==> flow/design.v <==
module mult32(input clk,
	      input rst,
	      input en,
	      input [31:0] a,
	      input [31:0] b,
	      output [31:0] z,
				output output_ready);
reg [49:0] temp_out ;
reg s_a, s_b, s_z;
reg [9:0] e_a, e_b, e_z;
reg [23:0] m_a, m_b, m_z;
reg guard, round, lonz;
reg [31:0] Z, temp2;
reg out_ready;
reg [31:0] z_q;
reg out_ready_q;
reg [5:0] diff2;
reg [15:0] val16;
reg [7:0] val8;
reg [3:0] val4;
always@(posedge clk)
begin
	if(rst == 1)
	begin
		Z = 32'd0;
		out_ready = 0;
	end
	else if(en == 0)
	begin
		out_ready = 0;
	end
	else if(en == 1)
	begin 
		s_a = a[31];
		s_b = b[31];
		e_a = a[30:23] - 127;
		e_b = b[30:23] - 127;
		m_a[22:0] = a[22:0];
		m_b[22:0] = b[22:0];
		m_a[23] = 1;
		m_b[23] = 1;
		if((e_a == 128 && m_a[22:0] != 0) || (e_b == 128 && m_b[22:0] != 0))
		begin
			Z[31] = 1;
			Z[30:23] = 8'hff;
			Z[22] = 1;
			Z[21:0] = 0;
			out_ready = 1;
		end
		else if(e_a == 128)
		begin
			if(($signed(e_b) == -127) && (m_b[22:0] == 0))
			begin
				Z[31] = 1;
				Z[30:23] = 8'hff;
				Z[22] = 1;
				Z[21:0] = 0;
				out_ready = 1;
			end
			else
			begin
				Z[31] = s_a ^ s_b;
				Z[30:23] = 8'hff;
				Z[22:0] = 0;
				out_ready = 1;
			end
		end
		else if(e_b == 128)
		begin
			if(($signed(e_a) == -127) && (m_a[22:0] == 0))
			begin
				Z[31] = 1;
				Z[30:23] = 8'hff;
				Z[22] = 1;
				Z[21:0] = 0;
				out_ready = 1;
			end
			else
			begin
				Z[31] = s_a ^ s_b;
				Z[30:23] = 8'hff;
				Z[22:0] = 0;
				out_ready = 1;
			end
		end
		else if($signed(e_a) == -127 && m_a[22:0] == 23'd0)  	
		begin	   
			Z[31] = s_a ^ s_b;
			Z[30:23] = 0;
			Z[22:0] = 0;
			out_ready = 1;
		end
		else if($signed(e_b) == -127 && m_b[22:0] == 23'd0)	
		begin	   
			Z[31] = s_a ^ s_b;
			Z[30:23] = 0;
			Z[22:0] = 0;
			out_ready = 1;
		end
		else
		begin
			s_z = s_a ^ s_b;
			e_z = e_a + e_b + 1;
			temp_out = m_a * m_b * 4;
			m_z = temp_out [49:26];
			guard = temp_out [25];
			round = temp_out [24];
			lonz = (temp_out[23:0] != 0);
			if(m_z[23] == 0)
			begin
				temp2 [23:0] = m_z[23:0];
				temp2 [31:24] = 0;
				if (temp2 == 0)
				begin 
					diff2 = 32;
				end
				else
				begin
    			diff2[5] = 1'b0;
  		  	diff2[4] = (temp2[31:16] == 16'b0);
    			val16 = diff2[4] ? temp2[15:0] : temp2[31:16];
    			diff2[3] = (val16[15:8] == 8'b0);
    			val8 = diff2[3] ? val16[7:0] : val16 [15:8];
    			diff2[2] = (val8[7:4] == 4'b0);
    			val4 = diff2[2] ? val8[3:0] : val8[7:4];
    			diff2[1] = (val4[3:2] == 2'b0);
    			diff2[0] = diff2[1] ? ~val4[1] : ~val4[3];
				end
				m_z = m_z << (diff2 - 8);
				e_z = e_z - (diff2 - 8);
			end
			if (guard && (round | lonz | m_z[0]))
			begin
				m_z = m_z + 1;
				if(m_z == 24'hffffff)
				begin
					e_z = e_z + 1;
				end
			end
			Z[22:0] = m_z [22:0];
			Z[31:23] = e_z [7:0] + 127;	
			Z[31] = s_z;
			if($signed(e_z) < -126)
			begin
				Z[31:0] = 0; 
			end
			if($signed(e_z) == -126 && m_z[23] == 0)
			begin
				Z[30:23] = 0;
			end	
			if($signed(e_z) > 127)
			begin
				Z[22:0] = 0;
				Z[30:23] = 8'hff;
				Z[31] = s_z;
			end
			out_ready = 1;		
		end
	end
	z_q <= Z;
	out_ready_q <= out_ready;
end
assign z = z_q;
assign output_ready = out_ready_q;
endmodule	
module adder32(input clk,
						 input rst,
						 input en,
						 input [31:0] a,
						 input [31:0] b,
						 output [31:0] z,
						 output output_ready);
reg s_a, s_b, s_z;
reg [9:0] e_a, e_b, e_z, e_min, diff;
reg [26:0] m_a, m_b;
reg [23:0] m_z;
reg [27:0] temp;
reg guard, round, lonz;
reg [31:0] Z, temp2;
reg out_ready;
reg [31:0] z_q;
reg out_ready_q;
reg [5:0] diff2;
reg [15:0] val16;
reg [7:0] val8;
reg [3:0] val4;
always@(posedge clk)
begin		
	if(rst == 1)
	begin
		diff = 0;
		diff2 = 0;
		Z = 32'd0;
		out_ready = 0;
		temp = 0;
	end
	else if (en == 0)
	begin
		out_ready = 0;
	end
	else if (en == 1)
	begin
		s_a = a[31];
		s_b = b[31];
		e_a = a[30:23] - 127;
		e_b = b[30:23] - 127;
		m_a[26] = 1;
		m_b[26] = 1;
		m_a [25:3]= a[22:0];
		m_b [25:3]= b[22:0];
		m_a [2:0] = 3'd0;
		m_b [2:0] = 3'd0;
		if((e_a == 128 && m_a[25:0] != 0) || (e_b == 128 && m_b[25:0] != 0))
		begin
			Z[31] = 1;
			Z[30:23] = 8'hff;
			Z[22] = 1;
			Z[21:0] = 0;
			out_ready = 1;
		end
		else if(e_a == 128)
		begin
			Z[31] = s_a;
			Z[30:23] = 8'hff;
			Z[22:0] = 0;
			out_ready = 1;
		end
		else if(e_b == 128)
		begin
			Z[31] = s_b;
			Z[30:23] = 8'hff;
			Z[22:0] = 0;
			out_ready = 1;
		end
		else if(($signed(e_a) == -127 && m_a[25:0] == 0) && ($signed(e_b) == -127 && m_b[25:0] == 0))
		begin	   
			Z[31] = s_a & s_b;
			Z[30:23] = 0;
			Z[22:0] = 0;
			out_ready = 1;
		end
		else if($signed(e_a) == -127 && m_a[25:0] == 0) 	
		begin	   
			Z[31] = s_b;
			Z[30:23] = e_b[7:0] + 127;
			Z[22:0] = m_b[25:3];
			out_ready = 1;
		end
		else if($signed(e_b) == -127 && m_b[25:0] == 0)  	
		begin	   
			Z[31] = s_a;
			Z[30:23] = e_a[7:0] + 127;
			Z[22:0] = m_a[25:3];
			out_ready = 1;
		end
		else if(($signed(e_a) == $signed(e_b)) && (m_a == m_b) && (s_a != s_b))			
		begin
			Z[31] = 0;
			Z[30:23] = 0;
			Z[22:0] = 0;
			out_ready = 1;
		end
		else
		begin
			if($signed(e_a) > $signed(e_b))
			begin
				diff = e_a - e_b;
				e_b = e_b + diff;
				m_b = m_b >> diff;
				m_b[0] = m_b[0] | m_b[1];
			end
			else if ($signed(e_a) < $signed(e_b))
			begin
				diff = e_b - e_a;
				e_a = e_a + diff;
				m_a = m_a >> diff;
				m_a[0] = m_a[0] | m_a[1];
			end
			e_z = e_a;
			if(s_a == s_b)
			begin
				temp = m_a + m_b;
				s_z = s_a;
			end
			else
			begin
				if(m_a >= m_b)
				begin
					temp = m_a - m_b;
					s_z = s_a;
				end
				else
				begin
					temp = m_b - m_a;
					s_z = s_b;
				end
			end
			if(temp[27] == 1)
			begin
				m_z = temp[27:4];
				e_z = e_z + 1;
				guard = temp[3];
				round = temp[2];
				lonz = temp[1] | temp[0];
			end
			else
			begin
				m_z = temp[26:3];
				guard = temp[2];
				round = temp[1];
				lonz = temp[0];
				m_z[0] = guard;
			end
			if(m_z [23] == 0)
			begin
				temp2 [23:0] = m_z;
				temp2 [31:24] = 0;
				if (temp2 == 0)
				begin 
					diff2 = 32;
				end
				else
				begin
    			diff2[5] = 1'b0;
  		  	diff2[4] = (temp2[31:16] == 16'b0);
    			val16 = diff2[4] ? temp2[15:0] : temp2[31:16];
    			diff2[3] = (val16[15:8] == 8'b0);
    			val8 = diff2[3] ? val16[7:0] : val16 [15:8];
    			diff2[2] = (val8[7:4] == 4'b0);
    			val4 = diff2[2] ? val8[3:0] : val8[7:4];
    			diff2[1] = (val4[3:2] == 2'b0);
    			diff2[0] = diff2[1] ? ~val4[1] : ~val4[3];
				end
				m_z = m_z << (diff2 - 8);
				e_z = e_z - (diff2 - 8);
			end
			if(guard && (round | lonz | m_z[0]))
			begin
				m_z = m_z + 1;
				if(m_z == 24'hffffff)
				begin
					e_z = e_z + 1;
				end
			end
			Z[22:0] = m_z [22:0];
			Z[30:23] = e_z[7:0] + 127;	
			Z[31] = s_z;
			if($signed(e_z) < -126)
			begin
				Z[31:0] = 0; 
			end
			if($signed(e_z) == -127 && m_z[23] == 0)
				Z[30:23] = 0;
			if ($signed(e_z) == -127 && m_z[23:0] == 24'h0)
			          Z[31] = 0;  
			if($signed(e_z) > 127)
			begin
				Z[22:0] = 0;
				Z[30:23] = 8'hff;
				Z[31] = s_z;
			end
			out_ready = 1;	
		end
	end
	z_q <= Z;
	out_ready_q <= out_ready;
end
assign z = z_q;
assign output_ready = out_ready_q;
endmodule
module PE (input [31:0] x, input [31:0] w, input [31:0] acc, output reg [31:0] res, input clk, output reg [31:0] wout);
  reg [31:0] S1;
  wire [31:0] addout,multout;
  always @(posedge clk) begin
    res <= addout;
    wout <= w;
  end
mult32 m1(.clk(clk),.en(1'b1),.rst(1'b0),.a(x),.b(w),.z(multout),.output_ready());
adder32 a1(.clk(clk),.en(1'b1),.rst(1'b0),.a(multout),.b(acc),.z(addout),.output_ready());
endmodule
Hand-over note for PE

* Step by step through the tools: PE *
Module PE before and after one edit of its RTL, step after step.
"before" refers to lines of the RTL above, "after" to lines of the edited file.
"difference" is "after" less "before", of the values as shown.
Cell names lack the library's common part.
Not given: n/a

inputs
  design top = PE
  clock input = clk
  library = sky130hd
  timing corner = tt_025C_1v80

* The edit *
The edit as a unified diff against the file above.
A script made this edit. It changes what the design does and was not meant as an optimisation.

begin of diff
@@ -369,5 +369,7 @@
 assign output_ready = out_ready_q;
 endmodule
-module PE (input [31:0] x, input [31:0] w, input [31:0] acc, output reg [31:0] res, input clk, output reg [31:0] wout);
+module PE (input [31:0] x, input [31:0] w, input [31:0] acc_in, output reg [31:0] res, input clk, output reg [31:0] wout);
+  reg [31:0] acc;
+  always @(posedge clk) acc <= acc_in;
   reg [31:0] S1;
   wire [31:0] addout,multout;
end of diff

* Word-level counts *
Counts by Yosys on the flattened word-level netlist (proc, flatten, opt, wreduce; memories kept). Register bits leave out memories and registers merged into their read ports (data or address). Print and check cells are left out. Cells with the same type and inputs are merged into one.

operators by class
  element                     before  after  difference
  $add $sub $neg              25      25     0
  bitwise gates (word level)  15      15     0
  mux-type cells              295     295    0
  $mul                        1       1      0
  shift operators             4       4      0
  eq/ne operators             16      16     0
  order comparisons           7       7      0
  reduce/logical cells        42      42     0

Unchanged operator kinds not shown: 53.

bit counts
  element                          before  after  difference
  input bits                       97      97     0
  cells after elaboration          413     414    +1
  register bits after elaboration  128     160    +32
  output and inout port bits       64      64     0

* Longest topological paths *
Longest topological path by Yosys (ltp), each cell counted once; first at word level (registers and memories cut), then after technology mapping (sequential cells cut; the memories' decode and read muxes count).

logic depth
  element                        before  after  difference
  depth after elaboration        79      79     0
  ABC_AREA                       0       0      n/a
  gate-level depth with buffers  74      74     0
  depth with buffers taken out   65      66     +1

* After synthesis *
The flow's flattened synthesis, as Yosys stat reports it; memories are mapped. The netlist is that of the ABC_AREA named above (0 if unset); the other value can give another one.

synthesis totals
  element             before   after    difference
  buffers             332      280      -52
  cell count          5783     5620     -163
  mapped area (um^2)  43555.5  43369.1  -186.4
  flip-flop cells     128      160      +32

cells by type
  type      before  after  difference
  nor2_1    425     359    -66
  clkbuf_1  262     216    -46
  dfxtp_1   128     160    +32
  mux2i_1   106     74     -32
  o21ai_0   225     200    -25
  nand3_1   159     140    -19
  a211oi_1  74      55     -19
  o221ai_1  13      32     +19
  nand2_1   717     733    +16
  nor3_1    133     119    -14
  xnor2_1   176     163    -13
  mux4_2    3       16     +13
  o21bai_1  56      44     -12
  a32oi_1   21      9      -12
  a211o_1   28      17     -11
  a21oi_1   315     325    +10
  o22ai_1   30      22     -8
  nand4_1   66      59     -7

Unchanged cell types not shown: 19.
Not every row of either side is listed.
By module: a second synthesis without flattening, with its own total; a netlist apart from the flattened one above.

second synthesis, totals
  element                              before   after    difference
  cells (unflattened synthesis)        6136     6168     +32
  area (unflattened synthesis) (um^2)  46320.7  46961.3  +640.6

Each row is one instance without its submodules.

by module, before
  module   instances  area (um^2)  cells
  mult32   1          25938.6      3112
  adder32  1          19093.3      2958
  PE       1          1288.7       66

by module, after
  module   instances  area (um^2)  cells
  mult32   1          25938.6      3112
  adder32  1          19093.3      2958
  PE       1          1929.4       98

* Worst setup path after synthesis *
Source: OpenSTA report_checks on the synthesized netlist (no wires, ideal clock, input and output delay 20% of the period each), path of least setup slack; recovery checks are left aside. Register names are those of the netlist, which keeps one name where synthesis merged equal registers.

path after synthesis
  element                        before                   after                    difference
  path kind                      input port to flip-flop  input port to flip-flop  n/a
  start                          input acc[27]            input w[8]               n/a
  end                            register a1.z_q[28]      register m1.z_q[25]      n/a
  driving pins on the path       71                       47                       -24
  setup time (ns)                0.058                    0.074                    +0.016
  delay of the path (ns)         13.193                   12.856                   -0.337
  period (ns)                    18.0                     18.0                     0.0
  time at the first pin (ns)     3.600                    3.600                    0.000
  setup slack (ns)               1.207                    1.544                    +0.337
  data arrival time (ns)         16.735                   16.382                   -0.353
  synthesis period reached (ns)  16.793                   16.456                   -0.337

"delay of the path" is the arrival time less input delay plus setup time.
"driving pins on the path": output pins that drive a net of the path, with the launching flip-flop's if there is one; two outputs of one cell count as two.
"synthesis period reached" = period - worst setup slack (recovery checks aside). The figure is calculated, with input and output delays left at 20% of the set period.
Between the ends stands the longest chain of elaborated cells between them, by number of cells; it is not shown to be the way that was timed. Of several equally long chains one is given.
A line is the first line of the expression or statement that the cell stems from. Yosys adds cells for indexed reads and writes and turns some case tables into memories.

between the ends, after synthesis, before
  path through = buf_2 nand2_1 nor2_1 xnor2_1 inv_1 ha_1 inv_1 nor3_1 a221o_1 o211ai_2 a31o_2 buf_2 nor2_1 clkbuf_1 buf_1 buf_1 a21oi_1 nand2_1 [35 not listed] ha_1 and2_1 and2_1 buf_2 xnor2_1 nand4_1 a2111oi_0 nand3_1 nor3_1 xnor2_1 inv_1 ha_1 nand2_1 o211a_1 a2111oi_2 or4_1 a31oi_1 a211o_1
  length of the longest elaborated chain = 77

RTL lines, path after synthesis, before
  element                       line  text
  from (decl)                   371   module PE (input [31:0] x, input [31:0] w, input [31:0] acc, output reg [31:0] res, input clk, output reg [31: ...
  subtractor 8 x 7 -> 9 bit     206   e_b = b[30:23] - 127;
  subtractor 9 x 9 -> 10 bit    274   diff = e_b - e_a;
  >> shifter 27 x 10 -> 27 bit  276   m_a = m_a >> diff;
  OR 1 bit                      277   m_a[0] = m_a[0] | m_a[1];
  2-to-1 mux 1 bit              272   else if ($signed(e_a) < $signed(e_b))
  2-to-1 mux 27 bit             265   if($signed(e_a) > $signed(e_b))
  2-to-1 mux 27 bit             256   else if(($signed(e_a) == $signed(e_b)) && (m_a == m_b) && (s_a != s_b))
  [63 not listed]               n/a
  2-to-1 mux 32 bit             348   if($signed(e_z) < -126)
  2-to-1 mux 8 bit              352   if($signed(e_z) == -127 && m_z[23] == 0)
  2-to-1 mux 8 bit              356   if($signed(e_z) > 127)
  2-to-1 mux 8 bit              256
  2-to-1 mux 8 bit              249   else if($signed(e_b) == -127 && m_b[25:0] == 0)
  2-to-1 mux 8 bit              242   else if($signed(e_a) == -127 && m_a[25:0] == 0)
  2-to-1 mux 8 bit              235   else if(($signed(e_a) == -127 && m_a[25:0] == 0) && ($signed(e_b) == -127 && m_b[25:0] == 0))
  to (assign)                   365   z_q <= Z;
  to (decl)                     181   reg [31:0] z_q;

between the ends, after synthesis, after
  path through = clkbuf_1 clkbuf_1 nand2_1 fa_1 inv_1 fa_1 fa_1 fa_1 fa_1 inv_1 fa_1 inv_1 fa_1 ha_1 and2_1 a311oi_1 nor2b_1 o21ai_0 [11 not listed] nor3_1 nand2_1 o32ai_1 ha_1 a21boi_0 and4_1 or4b_2 o22ai_1 o211ai_1 nor2_1 clkbuf_1 mux2_2 ha_1 a21boi_0 o21ai_0 and2_1 nand2b_1 o21ai_0
  length of the longest elaborated chain = 39

RTL lines, path after synthesis, after
  element                       line  text
  from (decl)                   371   module PE (input [31:0] x, input [31:0] w, input [31:0] acc_in, output reg [31:0] res, input clk, output reg [ ...
  multiplier 24 x 24 -> 48 bit  104   temp_out = m_a * m_b * 4;
  zero test 8 bit               120   diff2[4] = (temp2[31:16] == 16'b0);
  2-to-1 mux 16 bit             121   val16 = diff2[4] ? temp2[15:0] : temp2[31:16];
  zero test 8 bit               122   diff2[3] = (val16[15:8] == 8'b0);
  2-to-1 mux 8 bit              123   val8 = diff2[3] ? val16[7:0] : val16 [15:8];
  zero test 4 bit               124   diff2[2] = (val8[7:4] == 4'b0);
  2-to-1 mux 4 bit              125   val4 = diff2[2] ? val8[3:0] : val8[7:4];
  [25 not listed]               n/a
  2-to-1 mux 10 bit             42    if((e_a == 128 && m_a[22:0] != 0) || (e_b == 128 && m_b[22:0] != 0))
  adder 8 x 7 -> 8 bit          141   Z[31:23] = e_z [7:0] + 127;
  2-to-1 mux 32 bit             143   if($signed(e_z) < -126)
  2-to-1 mux 8 bit              147   if($signed(e_z) == -126 && m_z[23] == 0)
  2-to-1 mux 8 bit              151   if($signed(e_z) > 127)
  2-to-1 mux 8 bit              93    else if($signed(e_b) == -127 && m_b[22:0] == 23'd0)
  2-to-1 mux 8 bit              86    else if($signed(e_a) == -127 && m_a[22:0] == 23'd0)
  to (assign)                   160   z_q <= Z;
  to (decl)                     15    reg [31:0] z_q;

* Path in the finished layout *
From the final timing report of the runs of set A: the path of least setup slack in the routed layout; clock arrival at registers is part of the times.

path after layout
  element                     before                   after                    difference
  path kind                   input port to flip-flop  input port to flip-flop  n/a
  start                       input acc[24]            input x[9]               n/a
  end                         register a1.z_q[28]      register m1.z_q[29]      n/a
  driving pins on the path    60                       44                       -16
  data arrival time (ns)      17.68                    17.61                    -0.07
  setup time (ns)             0.05                     0.08                     +0.03
  time at the first pin (ns)  3.60                     3.60                     0.00
  period (ns)                 18.0                     18.0                     0.0
  setup slack (ns)            0.75                     0.76                     +0.01

Between the ends stands the longest chain of elaborated cells between them, by number of cells; it is not shown to be the way that was timed. Of several equally long chains one is given.

between the ends, after layout, before
  path through = clkdlybuf4s50_1 nand3_2 nor2_1 xnor2_1 inv_1 ha_1 inv_1 a21oi_1 a221o_1 o211ai_2 a31o_2 buf_4 a2111oi_1 a211oi_2 o2111a_1 o41ai_4 a21oi_1 fa_1 [24 not listed] buf_4 o22ai_1 a222oi_1 buf_4 and4_1 and3_1 nor2_1 nor3_2 buf_4 xnor2_1 inv_1 ha_1 nand2_1 o211a_1 a2111oi_4 or4_1 a31oi_1 a211o_1
  length of the longest elaborated chain = 77

RTL lines, path after layout, before
  element                       line  text
  from (decl)                   371   module PE (input [31:0] x, input [31:0] w, input [31:0] acc, output reg [31:0] res, input clk, output reg [31: ...
  subtractor 8 x 7 -> 9 bit     206   e_b = b[30:23] - 127;
  subtractor 9 x 9 -> 10 bit    274   diff = e_b - e_a;
  >> shifter 27 x 10 -> 27 bit  276   m_a = m_a >> diff;
  OR 1 bit                      277   m_a[0] = m_a[0] | m_a[1];
  2-to-1 mux 1 bit              272   else if ($signed(e_a) < $signed(e_b))
  2-to-1 mux 27 bit             265   if($signed(e_a) > $signed(e_b))
  2-to-1 mux 27 bit             256   else if(($signed(e_a) == $signed(e_b)) && (m_a == m_b) && (s_a != s_b))
  [63 not listed]               n/a
  2-to-1 mux 32 bit             348   if($signed(e_z) < -126)
  2-to-1 mux 8 bit              352   if($signed(e_z) == -127 && m_z[23] == 0)
  2-to-1 mux 8 bit              356   if($signed(e_z) > 127)
  2-to-1 mux 8 bit              256
  2-to-1 mux 8 bit              249   else if($signed(e_b) == -127 && m_b[25:0] == 0)
  2-to-1 mux 8 bit              242   else if($signed(e_a) == -127 && m_a[25:0] == 0)
  2-to-1 mux 8 bit              235   else if(($signed(e_a) == -127 && m_a[25:0] == 0) && ($signed(e_b) == -127 && m_b[25:0] == 0))
  to (assign)                   365   z_q <= Z;
  to (decl)                     181   reg [31:0] z_q;

between the ends, after layout, after
  path through = clkdlybuf4s50_1 buf_4 nand2_1 fa_1 fa_1 inv_1 fa_1 fa_1 inv_1 fa_1 fa_1 inv_1 fa_1 ha_1 a21o_1 a2111oi_0 nand2_1 a211oi_1 [8 not listed] inv_2 buf_4 mux2i_1 or3b_2 a21oi_1 and4_1 or4b_2 o22ai_1 o211ai_1 nor2_1 buf_4 mux2_2 ha_1 a21boi_0 o21ai_0 and2_1 nand2b_1 o21ai_0
  length of the longest elaborated chain = 39

RTL lines, path after layout, after
  element                       line  text
  from (decl)                   371   module PE (input [31:0] x, input [31:0] w, input [31:0] acc_in, output reg [31:0] res, input clk, output reg [ ...
  multiplier 24 x 24 -> 48 bit  104   temp_out = m_a * m_b * 4;
  zero test 8 bit               120   diff2[4] = (temp2[31:16] == 16'b0);
  2-to-1 mux 16 bit             121   val16 = diff2[4] ? temp2[15:0] : temp2[31:16];
  zero test 8 bit               122   diff2[3] = (val16[15:8] == 8'b0);
  2-to-1 mux 8 bit              123   val8 = diff2[3] ? val16[7:0] : val16 [15:8];
  zero test 4 bit               124   diff2[2] = (val8[7:4] == 4'b0);
  2-to-1 mux 4 bit              125   val4 = diff2[2] ? val8[3:0] : val8[7:4];
  [25 not listed]               n/a
  2-to-1 mux 10 bit             42    if((e_a == 128 && m_a[22:0] != 0) || (e_b == 128 && m_b[22:0] != 0))
  adder 8 x 7 -> 8 bit          141   Z[31:23] = e_z [7:0] + 127;
  2-to-1 mux 32 bit             143   if($signed(e_z) < -126)
  2-to-1 mux 8 bit              147   if($signed(e_z) == -126 && m_z[23] == 0)
  2-to-1 mux 8 bit              151   if($signed(e_z) > 127)
  2-to-1 mux 8 bit              93    else if($signed(e_b) == -127 && m_b[22:0] == 23'd0)
  2-to-1 mux 8 bit              86    else if($signed(e_a) == -127 && m_a[22:0] == 23'd0)
  to (assign)                   160   z_q <= Z;
  to (decl)                     15    reg [31:0] z_q;

* Flow runs *
Runs of the flow (Yosys, OpenROAD) on both versions; the two runs of a pair have the same settings. The constraints put input and output delay at 20% of the set period each and load the outputs with 0.01 pF.

flow settings, set A
  CORE_UTILIZATION = 40
  period_ns = 18.0
  CAP_MARGIN = 20
  CORE_MARGIN = 2
  SLEW_MARGIN = 20

final reports, set A
  element                                                   before    after     difference
  worst setup slack after layout (ns)                       0.745     0.760     +0.015
  utilization after layout                                  0.47      0.464     -0.006
  achieved period (ns)                                      17.255    17.240    -0.015
  area of the standard cells in the finished layout (um^2)  50960.1   49787.8   -1172.3
  die footprint (um^2)                                      111546.0  111072.0  -474.0
  area of the synthesized netlist (um^2)                    43555.5   43369.1   -186.4
  worst-case hold slack (ns)                                0.328     0.328     0.000
  setup total negative slack (ns)                           0.000     0.000     0.000

flow settings, set B
  ABC_AREA = 0
  CORE_ASPECT_RATIO = 0.83
  CORE_UTILIZATION = 48
  GPL_TIMING_DRIVEN = 1
  MIN_ROUTING_LAYER = met1
  PLACE_DENSITY_LB_ADDON = 0.27
  SETUP_SLACK_MARGIN = -0.31
  SLEW_MARGIN = 25
  TNS_END_PERCENT = 10
  period_ns = 15.0
  CAP_MARGIN = 20
  CORE_MARGIN = 2

final reports, set B
  element                                                   before   after    difference
  worst setup slack after layout (ns)                       -0.617   0.123    +0.740
  utilization after layout                                  0.673    0.631    -0.042
  achieved period (ns)                                      15.617   14.877   -0.740
  area of the standard cells in the finished layout (um^2)  60450.5  56546.7  -3903.8
  die footprint (um^2)                                      93176.9  92782.2  -394.7
  area of the synthesized netlist (um^2)                    43555.5  43369.1  -186.4
  worst-case hold slack (ns)                                0.329    0.317    -0.012
  setup total negative slack (ns)                           -24.146  0.000    +24.146

"achieved period" means the clock period less the worst setup slack. The figure is calculated, with input and output delays left at 20% of the set period.

End of note.
